==> flow/design.v <==
module multiplier  #(parameter width = 16)
   ( input    signed  [width-1 : 0] multiplicand,
     input    signed  [width-1 : 0] multiplier,   
     output   signed  [2 * width - 1 : 0] product
   ) ;
   assign  product = multiplicand * multiplier ;
endmodule
module  adder  #(parameter width = 32)  
		( input   signed [width-1 : 0] a ,
		  input   signed [width-1 : 0] b , 
		  output  signed [width-1 : 0] sum
		) ;
    assign   sum = a + b ;
endmodule
module accumulator #(parameter width = 32) 
	(input    clk,
     	 input    ena,
         input    reset,
         input	  signed [width - 1 : 0] acc_in,
   	 output   reg signed [width - 1 : 0] acc_out
	) ;
   always @(posedge clk) begin
      if (reset)  acc_out <= 0 ;
      else if (ena) acc_out <= acc_in ;
   end
endmodule
module mac_demo(input    clk, 
           input    reset, 
           input    ena,
   	   input    signed [16-1 : 0] k,
           input    signed [16-1 : 0] x,   
           output   signed [2 * 16 - 1 : 0] acc_out
          ) ;
           wire     signed [2 * 16 - 1 : 0] p ;
           wire     signed [2 * 16 - 1 : 0] acc_in ;
   multiplier  #(.width(16)) mult_0(.multiplicand(k),
                                          .multiplier(x),
                       			  .product(p)
                			  ) ;
   adder     #(.width(2*16)) add_0(.a(p),
                			 .b(acc_out),
                			 .sum(acc_in)
               				) ;
   accumulator  #(.width(2*16))  acc_0(.clk(clk),
                   			     .reset(reset),
                   			     .ena(ena),
                   			     .acc_in(acc_in),
                   			     .acc_out(acc_out)
                   			) ;
endmodule
**Tool chain data of mac_demo**

What the tools print for mac_demo, step after step.
Lines are those of the file above, counted from 1.
Operators carry their Yosys type and port widths (W data, S select, Z words).
Library cell names are shortened.
Not given: --

- Top: mac_demo
- Clock: clk
- Cell library: sky130hd
- Corner: tt_025C_1v80

**Word-level counts**

Counts by Yosys on the flattened word-level netlist (proc, flatten, opt, wreduce; memories kept). Register bits leave out memories and registers merged into their read ports (data or address); mux counts leave out enables and synchronous resets folded into registers. Print and check cells are left out. Cells with the same type and inputs are merged into one.

- Register bits: 32
- Input port bits: 35
- Output and inout bits: 32
- Elaborated cells: 3

- Add/subtract/negate cells: 1
- Multiply operators: 1

Operators with widths:

| cell | count |
|---|---|
| $mul A16 B16 Y32 | 1 |
| $add A32 B32 Y32 | 1 |

**Longest topological paths**

Yosys ltp: most cells in a row. Word level: on the elaborated netlist, between registers, memories and ports. Mapped: between sequential cells and ports; inverters and the memories' decode and read muxes count.

- Word-level depth: 2
- ABC_AREA: 0
- Depth in mapped cells: 25

**Netlist**

Yosys stat after the flow's synthesis: flattened, memories mapped to cells. It holds for the ABC_AREA given above (unset counts as 0); a run with the other value may have another netlist.

- Cell count: 1305
- Cell area after synthesis: 12034.0 um^2
- Mapped flip-flops: 32
- Buffers: 42

Cells by type:

| cell type | count | total area (um^2) |
|---|---|---|
| fa_1 | 292 | 5.85E+03 |
| inv_1 | 341 | 1.28E+03 |
| ha_1 | 98 | 1.23E+03 |
| and2_1 | 122 | 763.232 |
| dfxtp_1 | 32 | 640.614 |
| nand2_1 | 145 | 544.272 |
| xnor2_1 | 20 | 175.168 |
| nor2_1 | 46 | 172.666 |
| clkbuf_1 | 39 | 146.39 |
| a21oi_1 | 27 | 135.13 |
| xor2_1 | 12 | 105.101 |
| mux2i_1 | 8 | 80.077 |
| o21ai_0 | 15 | 75.072 |
| a211oi_1 | 8 | 60.058 |
| a21o_1 | 8 | 60.058 |
| o21bai_1 | 7 | 52.55 |
| nand3_1 | 8 | 40.038 |
| o21a_1 | 5 | 37.536 |

Other cell types: 41; their cells: 72.
By module: a second synthesis without flattening, with its own total; a netlist apart from the flattened one above.

- Cell total of the unflattened synthesis: 1397
- Area (unflattened synthesis): 12532.0 um^2

Rows give one instance, submodules left out.

Modules:

| module | times used | cells | area (um^2) | seq. area (um^2) |
|---|---|---|---|---|
| multiplier #(width=16) | 1 | 1073 | 9766.9 | 0.0 |
| adder #(width=32) | 1 | 221 | 1601.5 | 0.0 |
| accumulator #(width=32) | 1 | 103 | 1163.6 | 640.6 |
| mac_demo | 1 | 0 | 0.0 | 0.0 |

**Path before layout**

OpenSTA on the mapped netlist: ideal clock, no wires. The path of least setup slack (recovery checks aside). Input and output delay are each 20% of the period. Register names are those of the netlist, which keeps one name where synthesis merged equal registers.

- Path type: input -> register
- From: in k[15]
- To: reg acc_0.acc_out[31]
- Period: 7000 ps
- Setup time: 91 ps
- Time at the first pin: 1400 ps
- Arrival: 7000 ps
- Setup slack: -91 ps
- Delay of the path: 5691 ps
- Driving pins on the path: 23
- Buffers on the path: 2
- Synthesis period reached: 7091 ps

"delay of the path" is the arrival time less input delay plus setup time.
"driving pins on the path" counts driving pins, that of a launching flip-flop among them; a cell with two outputs on the path counts twice.
"synthesis period reached" = period - worst setup slack (recovery checks aside). The figure is calculated, with input and output delays left at 20% of the set period.
The rows between start and end are the longest chain of elaborated cells between them; the timing report does not say that the signal goes this way. Where chains are equally long, one stands for them.
Each line given opens the expression or statement behind the cell; cells for indexed reads and writes are added by Yosys, which also makes memories of some case tables.

- Path through: clkbuf_1 > nand2_1 > inv_1 > fa_1 > inv_1 > fa_1 > inv_1 > fa_1 > fa_1 > fa_1 > inv_1 > fa_1 > inv_1 > ha_1 > clkbuf_1 > a21o_1 > a21oi_1 > o21bai_1 > a41o_1 > nand4_1 > a21oi_1 > or3_1 > a311oi_1
- Cells in the longest elaborated chain: 2

Ends and longest elaborated chain, after synthesis:

| what | RTL line | RTL |
|---|---|---|
| start, declared | 30 | `input signed [16-1 : 0] k,` |
| $mul A16 B16 Y32 | 6 |  |
| $add A32 B32 Y32 | 13 | `assign   sum = a + b ;` |
| end, assigned | 23 | `if (reset)  acc_out <= 0 ;` |
| end, assigned | 24 | `else if (ena) acc_out <= acc_in ;` |
| end, declared | 20 | `output reg signed [width - 1 : 0] acc_out` |

**Worst path after layout**

Path of least setup slack in the final report of job 1 (OpenROAD, finished layout, wires in). Where an end is a register, its clock arrival counts in the times.
The path's times are printed in steps of 10 ps; the period is the one set.

- Path type: input -> register
- From: in x[6]
- To: reg acc_0.acc_out[31]
- Period: 4670 ps
- Setup time: 90 ps
- Time at the first pin: 930 ps
- Arrival: 6600 ps
- Setup slack: -1720 ps
- Driving pins on the path: 23
- Buffers on the path: 3

The rows between start and end are the longest chain of elaborated cells between them; the timing report does not say that the signal goes this way. Where chains are equally long, one stands for them.

- Path through: buf_12 > and2_4 > fa_1 > inv_2 > fa_1 > inv_2 > fa_1 > fa_1 > fa_1 > inv_1 > fa_1 > inv_2 > ha_4 > buf_4 > buf_6 > o21ai_2 > o21bai_1 > a21o_1 > a21o_1 > o211ai_4 > a21oi_2 > or3_1 > a311oi_2
- Cells in the longest elaborated chain: 2

Ends and longest elaborated chain, post-layout:

| what | RTL line | RTL |
|---|---|---|
| start, declared | 31 | `input    signed [16-1 : 0] x,` |
| $mul A16 B16 Y32 | 6 |  |
| $add A32 B32 Y32 | 13 | `assign   sum = a + b ;` |
| end, assigned | 23 | `if (reset)  acc_out <= 0 ;` |
| end, assigned | 24 | `else if (ena) acc_out <= acc_in ;` |
| end, declared | 20 | `output reg signed [width - 1 : 0] acc_out` |

Hand-over note for mac_demo

Measured results for mac_demo: 3 stored runs of the Yosys and OpenROAD flow on sky130hd. The settings differ; the order carries no meaning. The constraints put input and output delay at 20% of the set period each and load the outputs with 0.01 pF.
"clock period achieved" is the run's clock period less its worst setup slack. It is reckoned from that one timing run; input and output delays stay at 20% of the period that was set.
"time on the worst setup path" is the time allowed to the run's worst setup path (the clock period less input and output delay, where it has them) less its slack. Clock arrival times count: a late capture clock shortens it, a late launch clock lengthens it.
"time on the worst setup path" is given in steps of 10 ps.

### Job 1

Settings: `ABC_AREA=0`, `CELL_PAD_IN_SITES_GLOBAL_PLACEMENT=2`, `CORE_UTILIZATION=17`, `GPL_ROUTABILITY_DRIVEN=0`, `MAX_ROUTING_LAYER=met5`, `period_ns=4.67`, `CAP_MARGIN=20`, `CORE_MARGIN=2`, `SLEW_MARGIN=20`

- Standard-cell area after routing: 17804.6 um^2
- Lowest hold slack: 532 ps
- Clock period achieved: 6391 ps
- Setup total negative slack: -29946 ps
- Setup slack of the critical path: -1721 ps
- Synthesized cell area: 12034.0 um^2
- Time on the worst setup path: 5460 ps
- Worst path kind: input -> register
- Die area: 72932.4 um^2
- Utilization of the finished layout: 0.254

### Job 2

Settings: `CELL_PAD_IN_SITES_DETAIL_PLACEMENT=2`, `CORE_ASPECT_RATIO=0.54`, `CORE_MARGIN=9`, `CORE_UTILIZATION=39`, `CTS_CLUSTER_SIZE=15`, `GPL_ROUTABILITY_DRIVEN=0`, `GPL_TIMING_DRIVEN=1`, `MAX_ROUTING_LAYER=met4`, `PLACE_DENSITY_LB_ADDON=0.22`, `SETUP_SLACK_MARGIN=-0.19`, `SLEW_MARGIN=5`, `period_ns=9.01`, `CAP_MARGIN=20`

- Standard-cell area after routing: 13420.4 um^2
- Lowest hold slack: 522 ps
- Clock period achieved: 8870 ps
- Setup total negative slack: 0 ps
- Setup slack of the critical path: 140 ps
- Synthesized cell area: 12034.0 um^2
- Time on the worst setup path: 7070 ps
- Worst path kind: input -> register
- Die area: 37807.5 um^2
- Utilization of the finished layout: 0.449

### Job 3

Settings: `CORE_ASPECT_RATIO=0.54`, `CORE_UTILIZATION=39`, `GPL_ROUTABILITY_DRIVEN=0`, `GPL_TIMING_DRIVEN=0`, `MAX_ROUTING_LAYER=met4`, `PLACE_DENSITY_LB_ADDON=0.22`, `SETUP_SLACK_MARGIN=-0.19`, `SLEW_MARGIN=35`, `period_ns=6.16`, `CAP_MARGIN=20`, `CORE_MARGIN=2`

- Standard-cell area after routing: 14854.2 um^2
- Lowest hold slack: 495 ps
- Clock period achieved: 6619 ps
- Setup total negative slack: -4749 ps
- Setup slack of the critical path: -459 ps
- Synthesized cell area: 12034.0 um^2
- Time on the worst setup path: 5390 ps
- Worst path kind: input -> register
- Die area: 32345.6 um^2
- Utilization of the finished layout: 0.487

End of note.
